==> flow/design.v <==
`timescale 1ns / 1ns
    localparam int PREGS   = 128;
    localparam int PREG_W  = $clog2(PREGS);    
    localparam int ROB_DEPTH = 16;
    localparam int ROB_PTR_W = $clog2(ROB_DEPTH);
    typedef enum logic [3:0] {
        NA,
        ADD,
        SUB,
        ANDD,
        ORR,
        RSHIFT,
        SLTIU,
        LUI
    } ALUCTRL;
    typedef enum logic [3:0] {
        NOFUNC,
        ALU,
        MEM,
        BRANCH
    } FUNCU;
    typedef enum logic {
        BHW,
        WORD
    } MEMDATATYPE;
    typedef enum logic {
        STORE,
        LOAD
    } LOADSTORE;
    typedef struct packed {
        logic [31:0] instr;
        logic [31:0] pc;
    } fetch_t;
    typedef struct packed {
        logic [31:0] instr;
        logic [31:0] pc;         
        logic [6:0]  opcode;
        logic [4:0]  rs1;        
        logic        rs1Used;
        logic [4:0]  rs2;
        logic        rs2Used;
        logic [4:0]  rd;
        logic        rdUsed;
        logic [31:0] imm;
        logic        immUsed;
        logic        spec;
        logic        lsType;     
        logic        loadStore;  
        logic        branch;
        logic        jump;
        logic        speculative;
        logic [3:0]  aluop;
        logic [3:0]  funcU;
    } decode_t;
    typedef struct packed {
        logic [PREG_W-1:0] rs1;
        logic [PREG_W-1:0] rs2;
        logic [PREG_W-1:0] rd;
        logic [PREG_W-1:0] old_rd;
        logic [4:0] arch_rd;
        logic [31:0] pc;
        logic [6:0]  opcode;
        logic [31:0] imm;
        logic        imm_used;
        logic        rd_used;
        logic [3:0]  aluop;
        logic [3:0]  funcU;
        logic [1:0]  load_store_type;    
        logic        speculative;
        logic        jump;
        logic        branch;
    } rename_t;
    typedef struct packed {
        logic        valid;
        logic        ready;
        logic [PREG_W-1:0] rs1;
        logic [PREG_W-1:0] rs2;
        logic [PREG_W-1:0] rd;
        logic [PREG_W-1:0] old_rd;
        logic [ROB_PTR_W-1:0] ROB_tag;
        logic [ROB_PTR_W-1:0] ROB_tag_clone;  
        logic [31:0] pc;
        logic [6:0]  opcode;
        logic [31:0] imm;
        logic        imm_used;
        logic        rd_used;
        logic [3:0]  aluop;
        logic [3:0]  funcU;
        logic [1:0]  load_store_type;
        logic        speculative;
        logic        jump;
        logic        branch;
        logic [31:0] rs1_val;
        logic [31:0] rs2_val;
        logic        rs1_rdy;
        logic        rs2_rdy;
        logic [6:0]  rs1_tag;    
        logic [6:0]  rs2_tag;
    } rs_entry_t;
    typedef rs_entry_t dispatch_t;
    typedef struct packed {
        logic        valid;
        logic        completed;
        logic        has_dest;
        logic [4:0]        arch_rd;
        logic [PREG_W-1:0] dest_preg;
        logic [PREG_W-1:0] old_preg;
        logic        is_branch;
        logic [31:0] pc;
    } rob_entry_t;
    typedef struct packed {
        logic [PREG_W-1:0] rd_addr;
        logic [31:0] rs1_val;
        logic rs1_used;
        logic [31:0] rs2_val;
        logic rs2_used;
        logic [31:0] imm_val;
        logic imm_used;
        logic [3:0] aluop;
        logic [ROB_PTR_W-1:0] ROB_tag;
    } alu_entry_t;
    typedef struct packed {
        logic [PREG_W-1:0] rd_addr;
        logic [31:0] rd_val;
        logic completed;
        logic [ROB_PTR_W-1:0] ROB_tag;
    } alu_out_t;
    typedef struct packed {
        logic [PREG_W-1:0] rd_addr;
        logic [31:0] rs1_val;
        logic rs1_used;
        logic [31:0] rs2_val;
        logic rs2_used;
        logic [31:0] imm_val;
        logic imm_used;
        logic jump;
        logic branch;
        logic [31:0] pc;
        logic took_branch;
        logic [ROB_PTR_W-1:0] ROB_tag;
    } branch_entry_t;
    typedef struct packed {
        logic [PREG_W-1:0] rd_addr;
        logic [31:0] rd_val;
        logic [31:0] dest_addr;
        logic branch_taken;  
        logic completed;
        logic mispredict;
        logic [ROB_PTR_W-1:0] ROB_tag;
    } branch_out_t;
    typedef struct packed {
        logic [PREG_W-1:0] rd_addr;
        logic [31:0] rs1_val;
        logic rs1_used;
        logic [31:0] rs2_val;
        logic rs2_used;
        logic [31:0] imm_val;
        logic imm_used;
        logic lsType;  
        logic loadStore;  
        logic [31:0] pc;
        logic [ROB_PTR_W-1:0] ROB_tag;
    } lsu_entry_t;
    typedef struct packed {
        logic [PREG_W-1:0] rd_addr; 
        logic [31:0] rd_val;
        logic completed;
        logic [ROB_PTR_W-1:0] ROB_tag;
    } lsu_out_t;
    typedef struct packed {
        logic [PREG_W-1:0] rd_addr;      
        logic [31:0]       rd_val;       
        logic              completed;    
        logic              mispredict;   
        logic [ROB_PTR_W-1:0] ROB_tag;  
        logic              branch_taken;  
        logic [31:0]       dest_addr;     
        logic [1:0]        src_fu;        
    } wb_packet_t;
    localparam int RS_ENTRY_W     = 204;    
    localparam int FETCH_T_W      = 64;
    localparam int DECODE_T_W     = 136;
    localparam int RENAME_T_W     = 119;
    localparam int ALU_OUT_T_W    = 44;
    localparam int BRANCH_OUT_T_W = 78;
    localparam int LSU_OUT_T_W    = 44;
`timescale 1ns / 1ns
module prioritydecoder 
#(
    parameter WIDTH = 4
)(
    input logic [WIDTH-1:0] in,
    output logic [$clog2(WIDTH)-1:0] out,
    output logic valid
);
    always_comb begin
        valid = 1'b0;
        out   = '0;
        for (int i = WIDTH-1; i >= 0; i--) begin
            if (in[i] && !valid) begin
                valid = 1'b1;
                out   = i[$clog2(WIDTH)-1:0];  
            end
        end
    end
endmodule
`timescale 1ns / 1ns
 `timescale 1ns / 1ns
module reservation_station #(
    parameter int  RS_DEPTH   = 8
)(
    input  logic      clk_i,
    input  logic      rst_i,
    input  logic      recover_i,
    input  logic      disp_valid_i,
    output logic      disp_ready_o,
    input  logic [RS_ENTRY_W-1:0] disp_entry_i,    
    output logic      issue_valid_o,
    input  logic      issue_ready_i,
    output logic [RS_ENTRY_W-1:0] issue_entry_o,   
    input  logic       cdb_valid_i,
    input  logic [6:0] cdb_tag_i
);
    logic [RS_ENTRY_W-1:0] entries [RS_DEPTH];      
    rs_entry_t rd_tmp;                  
    rs_entry_t nx_tmp;                  
    logic [RS_ENTRY_W-1:0] entries_n [RS_DEPTH];
    logic [RS_DEPTH-1:0] valid_vec;
    logic [RS_DEPTH-1:0] ready_vec;
    always_comb begin
        for (int i = 0; i < RS_DEPTH; i++) begin
            rd_tmp       = entries[i];
            valid_vec[i] = rd_tmp.valid;
            ready_vec[i] = rd_tmp.rs1_rdy & rd_tmp.rs2_rdy;  
        end
    end
    logic [RS_DEPTH-1:0] free_mask; 
    assign free_mask = ~valid_vec;
    logic [$clog2(RS_DEPTH)-1:0] free_idx;
    logic have_free;
    prioritydecoder #(.WIDTH(RS_DEPTH)) u_dec_free (
        .in   (free_mask),
        .out  (free_idx),
        .valid(have_free)
    );
    assign disp_ready_o = have_free && !recover_i;
    wire do_insert = disp_valid_i && disp_ready_o;
    logic [RS_DEPTH-1:0] issue_mask;
    assign issue_mask = valid_vec & ready_vec;
    logic [$clog2(RS_DEPTH)-1:0] issue_idx;
    logic have_issue;
    prioritydecoder #(.WIDTH(RS_DEPTH)) u_dec_issue (
        .in   (issue_mask),
        .out  (issue_idx),
        .valid(have_issue)
    );
    logic                          hold_valid;      
    rs_entry_t                      hold_entry;      
    logic [$clog2(RS_DEPTH)-1:0]    hold_idx;        
    wire cand_valid = have_issue && !recover_i;      
    wire do_issue   = issue_valid_o && issue_ready_i;  
    always_ff @(posedge clk_i or posedge rst_i) begin
        if (rst_i) begin
            hold_valid <= 1'b0;                     
            hold_entry <= '0;                       
            hold_idx   <= '0;                       
        end else if (recover_i) begin
            hold_valid <= 1'b0;
            hold_entry <= '0;
            hold_idx   <= '0;
        end else begin
            if (!hold_valid && cand_valid) begin    
                hold_valid <= 1'b1;                 
                hold_entry <= entries[issue_idx];   
                hold_idx   <= issue_idx;            
            end
            if (hold_valid && issue_ready_i) begin  
                hold_valid <= 1'b0;                 
            end
        end
    end
    assign issue_valid_o = hold_valid && !recover_i;       
    assign issue_entry_o = hold_valid ? hold_entry : '0;   
    always_comb begin
        for (int i = 0; i < RS_DEPTH; i++) begin
            nx_tmp = entries[i];
            if (cdb_valid_i && nx_tmp.valid) begin
                if (!nx_tmp.rs1_rdy && (nx_tmp.rs1_tag == cdb_tag_i))
                    nx_tmp.rs1_rdy = 1'b1;
                if (!nx_tmp.rs2_rdy && (nx_tmp.rs2_tag == cdb_tag_i))
                    nx_tmp.rs2_rdy = 1'b1;
            end
            if (do_insert && (free_idx == i)) begin
                nx_tmp       = disp_entry_i;
                nx_tmp.valid = 1'b1;
            end
            if (do_issue && !(do_insert && (hold_idx == free_idx)) && (hold_idx == i)) begin
                nx_tmp.valid   = 1'b0;
                nx_tmp.rs1_rdy = 1'b0;
                nx_tmp.rs2_rdy = 1'b0;
            end
            entries_n[i] = nx_tmp;
        end
    end
    always_ff @(posedge clk_i or posedge rst_i) begin
        if (rst_i) begin
            for (int i = 0; i < RS_DEPTH; i++) begin
                entries[i] <= '0;
            end
        end else if (recover_i) begin
            for (int i = 0; i < RS_DEPTH; i++) begin
                entries[i] <= '0;
            end
        end else begin
            for (int i = 0; i < RS_DEPTH; i++) begin
                entries[i] <= entries_n[i];
            end
        end
    end
endmodule
Subject: tool reports on reservation_station

Hi,

### Tool chain data of reservation_station

Tool output for the design above before and after an edit, in the order of the flow.
Lines under "unedited" count in the file above, lines under "edited" in the edited file.
"change": "edited" minus "unedited" as printed here. "relative change": 100 x difference / "unedited".
A cell with - has no value.

* top: reservation_station
* clock input: clk_i
* standard-cell library: sky130hd
* corner: tt_025C_1v80

### Diff

Unified diff, file above to edited file.
A script made this edit. It changes what the design does and was not meant as an optimisation.

```diff
@@ -270,5 +270,5 @@
             hold_idx   <= '0;
         end else begin
-            if (!hold_valid && cand_valid) begin    
+            begin    
                 hold_valid <= 1'b1;                 
                 hold_entry <= entries[issue_idx];   
```

### After elaboration

Source: Yosys, flattened and elaborated. Widths are those after wreduce. Registers that Yosys merges into a memory's read port (data or address) are not register bits. Print and check cells do not count. Equal cells are merged and count once.

Bit counts
* output and inout port bits: unedited 206, edited 206, change 0, relative change 0.00%
* input bits: unedited 217, edited 217, change 0, relative change 0.00%
* bits in registers: unedited 1840, edited 1840, change 0, relative change 0.00%
* word-level cells: unedited 361, edited 352, change -9, relative change -2.49%

Cells by class
* reductions and logical operators: unedited 157, edited 152, change -5, relative change -3.18%
* muxes and demuxes: unedited 121, edited 117, change -4, relative change -3.31%
* bitwise logic cells: unedited 10, edited 10, change 0, relative change 0.00%
* equality and inequality tests: unedited 38, edited 38, change 0, relative change 0.00%

Operators by type and width
* two-way mux 1 bit: unedited 83, edited 81, change -2, relative change -2.41%
* logical AND 1 bit: unedited 63, edited 61, change -2, relative change -3.17%
* logical NOT 1 bit: unedited 33, edited 32, change -1, relative change -3.03%
* two-way mux 3 bit: unedited 18, edited 17, change -1, relative change -5.56%
* two-way mux 204 bit: unedited 11, edited 10, change -1, relative change -9.09%
* nonzero test 2 bit: unedited 9, edited 8, change -1, relative change -11.11%
* nonzero test 3 bit: unedited 9, edited 8, change -1, relative change -11.11%
* nonzero test 4 bit: unedited 24, edited 24, change 0, relative change 0.00%
* equality test 7 bit: unedited 16, edited 16, change 0, relative change 0.00%
* AND reduction 2 bit: unedited 16, edited 16, change 0, relative change 0.00%
* equality test 3 bit with constant B: unedited 12, edited 12, change 0, relative change 0.00%
* AND 1 bit: unedited 8, edited 8, change 0, relative change 0.00%
* two-way mux 203 bit: unedited 8, edited 8, change 0, relative change 0.00%
* equality test 3 x 2 -> 1 bit with constant B: unedited 6, edited 6, change 0, relative change 0.00%
* equality test 3 x 1 -> 1 bit with constant B: unedited 3, edited 3, change 0, relative change 0.00%
* logical NOT 3 bit: unedited 3, edited 3, change 0, relative change 0.00%
* AND 8 bit: unedited 1, edited 1, change 0, relative change 0.00%
* equality test 3 bit: unedited 1, edited 1, change 0, relative change 0.00%
* NOT 8 bit: unedited 1, edited 1, change 0, relative change 0.00%
* parallel mux 204 bit (select 8 bit): unedited 1, edited 1, change 0, relative change 0.00%

### Longest topological paths

Longest topological path by Yosys (ltp), each cell counted once; first at word level (registers and memories cut), then after technology mapping (sequential cells cut; the memories' decode and read muxes count).

Depth
* depth in word-level cells: unedited 31, edited 31, change 0, relative change 0.00%
* ABC_AREA: unedited 0, edited 0
* depth in mapped cells: unedited 10, edited 10, change 0, relative change 0.00%
* gate-level depth less buffers: unedited 5, edited 5, change 0, relative change 0.00%

### Synthesis result

Source: synth_stat.txt of the flow (Yosys; design flattened, memories mapped). It holds for the ABC_AREA given above (unset counts as 0); a run with the other value may have another netlist.

Cells by type
* sky130_fd_sc_hd__a21oi_1: unedited 1810, edited 1426, change -384, relative change -21.22%
* sky130_fd_sc_hd__nand2_1: unedited 3434, edited 3220, change -214, relative change -6.23%
* sky130_fd_sc_hd__o221ai_1: unedited 402, edited 195, change -207, relative change -51.49%
* sky130_fd_sc_hd__a31oi_1: unedited 211, edited 4, change -207, relative change -98.10%
* sky130_fd_sc_hd__nor2_1: unedited 34, edited 236, change +202, relative change +594.12%
* sky130_fd_sc_hd__a22o_1: unedited 0, edited 202, change +202
* sky130_fd_sc_hd__a311oi_1: unedited 1, edited 196, change +195, relative change +19500.00%
* sky130_fd_sc_hd__clkbuf_1: unedited 788, edited 699, change -89, relative change -11.29%
* sky130_fd_sc_hd__buf_2: unedited 241, edited 282, change +41, relative change +17.01%
* sky130_fd_sc_hd__buf_4: unedited 46, edited 21, change -25, relative change -54.35%
* sky130_fd_sc_hd__buf_6: unedited 0, edited 18, change +18
* sky130_fd_sc_hd__xnor2_1: unedited 34, edited 21, change -13, relative change -38.24%
* sky130_fd_sc_hd__xor2_1: unedited 80, edited 92, change +12, relative change +15.00%
* sky130_fd_sc_hd__buf_1: unedited 27, edited 15, change -12, relative change -44.44%
* sky130_fd_sc_hd__a221oi_1: unedited 0, edited 10, change +10
* sky130_fd_sc_hd__a2111oi_0: unedited 0, edited 8, change +8
* sky130_fd_sc_hd__inv_1: unedited 1, edited 8, change +7, relative change +700.00%
* sky130_fd_sc_hd__a21o_1: unedited 201, edited 195, change -6, relative change -2.99%

Not every row of either side is listed.

Synthesis totals
* buffers: unedited 1102, edited 1035, change -67, relative change -6.08%
* mapped flip-flops: unedited 1840, edited 1840, change 0, relative change 0.00%
* sequential area (sq um): unedited 46044.2, edited 46044.2, change 0.0, relative change 0.00%
* cells in the netlist: unedited 9901, edited 9427, change -474, relative change -4.79%
* chip area (Yosys) (sq um): unedited 85321.8, edited 83608.9, change -1712.9, relative change -2.01%

The figures by module come from a second, unflattened synthesis with its own total; it is not the netlist above.

Unflattened totals
* cell total of the unflattened synthesis: unedited 10291, edited 10408, change +117, relative change +1.14%
* area (unflattened synthesis) (sq um): unedited 87931.8, edited 88409.8, change +478.0, relative change +0.54%

Each row is one instance without its submodules.

By module, unedited
* reservation_station: cells 10269, sequential area 46044.2 sq um, instances 1, area 87799.2 sq um
* prioritydecoder #(WIDTH=8): cells 11, sequential area 0.0 sq um, instances 2, area 66.3 sq um

By module, edited
* reservation_station: cells 10386, sequential area 46044.2 sq um, instances 1, area 88277.2 sq um
* prioritydecoder #(WIDTH=8): cells 11, sequential area 0.0 sq um, instances 2, area 66.3 sq um

### Timing after synthesis

Source: OpenSTA report_checks on the synthesized netlist (no wires, ideal clock, input and output delay 20% of the period each), path of least setup slack; recovery checks are left aside. Register names are those of the netlist, which keeps one name where synthesis merged equal registers.

Timing after synthesis
* path kind: unedited input to output, edited input to output
* from: unedited in recover_i, edited in recover_i
* to: unedited out disp_ready_o, edited out issue_valid_o
* slack (ps): unedited 5067, edited 5185, change +118
* required time (ps): unedited 8000, edited 8000, change 0, relative change 0.00%
* path buffers: unedited 3, edited 3, change 0, relative change 0.00%
* output delay (ps): unedited 2000, edited 2000, change 0, relative change 0.00%
* time at the first pin (ps): unedited 2000, edited 2000, change 0, relative change 0.00%
* path delay (ps): unedited 933, edited 815, change -118, relative change -12.65%
* period (ps): unedited 10000, edited 10000, change 0, relative change 0.00%
* stages: unedited 4, edited 4, change 0, relative change 0.00%
* arrival (ps): unedited 2933, edited 2815, change -118, relative change -4.02%
* input delay (ps): unedited 2000, edited 2000, change 0, relative change 0.00%
* period reached after synthesis (ps): unedited 4933, edited 4815, change -118, relative change -2.39%

"path delay" = arrival - input delay + setup time.
At an output port there is no setup time.
"stages" counts driving pins, that of a launching flip-flop among them; a cell with two outputs on the path counts twice.
"period reached after synthesis" is the clock period less the worst setup slack; recovery checks do not enter. This is arithmetic on one report: input and output delays are still those of the set period (20% each).
The rows between start and end are the longest chain of elaborated cells between them; the timing report does not say that the signal goes this way. Where chains are equally long, one stands for them.
A line is the first line of the expression or statement that the cell stems from. Yosys adds cells for indexed reads and writes and turns some case tables into memories.

Between the ends, after synthesis, unedited:
* path through: sky130_fd_sc_hd__clkbuf_1 -> sky130_fd_sc_hd__clkbuf_1 -> sky130_fd_sc_hd__clkbuf_1 -> sky130_fd_sc_hd__nor2_1
* length of the longest elaborated chain: 2
* elaborated cells between the ends (all ways): 2
* classes of those cells: 2 x reduce/logical

Ends and longest elaborated chain, after synthesis, unedited
* start, declared: line 214 `input  logic      recover_i,`
* logical NOT 1 bit: line 246 `assign disp_ready_o = have_free && !recover_i;`
* logical AND 1 bit: line 246
* end, declared: line 216 `output logic      disp_ready_o,`

Between the ends, after synthesis, edited:
* path through: sky130_fd_sc_hd__clkbuf_1 -> sky130_fd_sc_hd__clkbuf_1 -> sky130_fd_sc_hd__clkbuf_1 -> sky130_fd_sc_hd__nor2b_1
* length of the longest elaborated chain: 2
* elaborated cells between the ends (all ways): 2
* classes of those cells: 2 x reduce/logical

Ends and longest elaborated chain, after synthesis, edited
* start, declared: line 214 `input  logic      recover_i,`
* logical NOT 1 bit: line 282 `assign issue_valid_o = hold_valid && !recover_i;`
* logical AND 1 bit: line 282
* end, declared: line 218 `output logic      issue_valid_o,`

### Worst path after layout

Path of least setup slack in the final report of the runs of set A (OpenROAD, finished layout, wires in). Where an end is a register, its clock arrival counts in the times.
The path's times are printed in steps of 10 ps; the period is the one set.

Timing after layout
* path kind: unedited register to output, edited input to output
* from: unedited reg hold_valid, edited in recover_i
* to: unedited out issue_entry_o[108], edited out disp_ready_o
* arrival (ps): unedited 3830, edited 3720, change -110, relative change -2.87%
* path buffers: unedited 2, edited 2, change 0, relative change 0.00%
* stages: unedited 4, edited 3, change -1, relative change -25.00%
* time at the first pin (ps): unedited 850, edited 2000, change +1150, relative change +135.29%
* slack (ps): unedited 4170, edited 4280, change +110
* required time (ps): unedited 8000, edited 8000, change 0, relative change 0.00%
* input delay (ps): edited 2000
* output delay (ps): unedited 2000, edited 2000, change 0, relative change 0.00%
* period (ps): unedited 10000, edited 10000, change 0, relative change 0.00%

The rows between start and end are the longest chain of elaborated cells between them; the timing report does not say that the signal goes this way. Where chains are equally long, one stands for them.
A register here has more assigning lines than the two given.

Between the ends, after layout, unedited:
* path through: sky130_fd_sc_hd__dfrtp_4 -> sky130_fd_sc_hd__buf_4 -> sky130_fd_sc_hd__and2_1 -> sky130_fd_sc_hd__clkdlybuf4s50_1
* length of the longest elaborated chain: 1
* elaborated cells between the ends (all ways): 1
* source lines of those cells: 1
* classes of those cells: 1 x mux

Ends and longest elaborated chain, after layout, unedited
* start, declared: line 257 `logic                          hold_valid;`
* start, assigned: line 264 `hold_valid <= 1'b0;`
* start, assigned: line 268 `hold_valid <= 1'b0;`
* two-way mux 204 bit: line 283 `assign issue_entry_o = hold_valid ? hold_entry : '0;`
* end, declared: line 220 `output logic [RS_ENTRY_W-1:0] issue_entry_o,`

Between the ends, after layout, edited:
* path through: sky130_fd_sc_hd__buf_8 -> sky130_fd_sc_hd__a31oi_1 -> sky130_fd_sc_hd__clkdlybuf4s50_1
* length of the longest elaborated chain: 2
* elaborated cells between the ends (all ways): 2
* classes of those cells: 2 x reduce/logical

Ends and longest elaborated chain, after layout, edited
* start, declared: line 214 `input  logic      recover_i,`
* logical NOT 1 bit: line 246 `assign disp_ready_o = have_free && !recover_i;`
* logical AND 1 bit: line 246
* end, declared: line 216 `output logic      disp_ready_o,`

### Flow runs

Runs of the flow (Yosys, OpenROAD) on both versions; the two runs of a pair have the same settings. The constraints put input and output delay at 20% of the set period each and load the outputs with 0.01 pF.

Flow settings, set A:
* CORE_MARGIN: 4
* CORE_UTILIZATION: 35
* PLACE_DENSITY: 0.55
* period_ns: 10.0
* CAP_MARGIN: 20
* SLEW_MARGIN: 20

Measured results, set A
* final design utilization (%): unedited 40.5, edited 40.4, change -0.1
* die size (sq um): unedited 251738.0, edited 246766.0, change -4972.0, relative change -1.98%
* total power after layout (W): unedited 0.016231, edited 0.01609, change -0.000141, relative change -0.87%
* lowest hold slack (ps): unedited 494, edited 493, change -1
* worst setup slack after layout (ps): unedited 4168, edited 4275, change +107
* netlist area reported by Yosys (sq um): unedited 85321.8, edited 83608.9, change -1712.9, relative change -2.01%
* total negative setup slack (ps): unedited 0, edited 0, change 0

Flow settings, set B:
* CAP_MARGIN: 10
* CELL_PAD_IN_SITES_GLOBAL_PLACEMENT: 1
* CORE_ASPECT_RATIO: 0.73
* CORE_MARGIN: 4
* CORE_UTILIZATION: 61
* CTS_CLUSTER_DIAMETER: 204
* CTS_CLUSTER_SIZE: 58
* GPL_ROUTABILITY_DRIVEN: 0
* GPL_TIMING_DRIVEN: 1
* MAX_ROUTING_LAYER: met5
* SETUP_SLACK_MARGIN: 1.28
* period_ns: 4.99
* SLEW_MARGIN: 20

Measured results, set B
* final design utilization (%): unedited 66.1, edited 66.2, change +0.1
* die size (sq um): unedited 145993.0, edited 143123.0, change -2870.0, relative change -1.97%
* total power after layout (W): unedited 0.022543, edited 0.022459, change -0.000084, relative change -0.37%
* lowest hold slack (ps): unedited 514, edited 518, change +4
* worst setup slack after layout (ps): unedited 1369, edited 1314, change -55
* netlist area reported by Yosys (sq um): unedited 85321.8, edited 83608.9, change -1712.9, relative change -2.01%
* total negative setup slack (ps): unedited 0, edited 0, change 0

"total power after layout": no workload was simulated; the value follows from the tool's default switching activity.

Regards
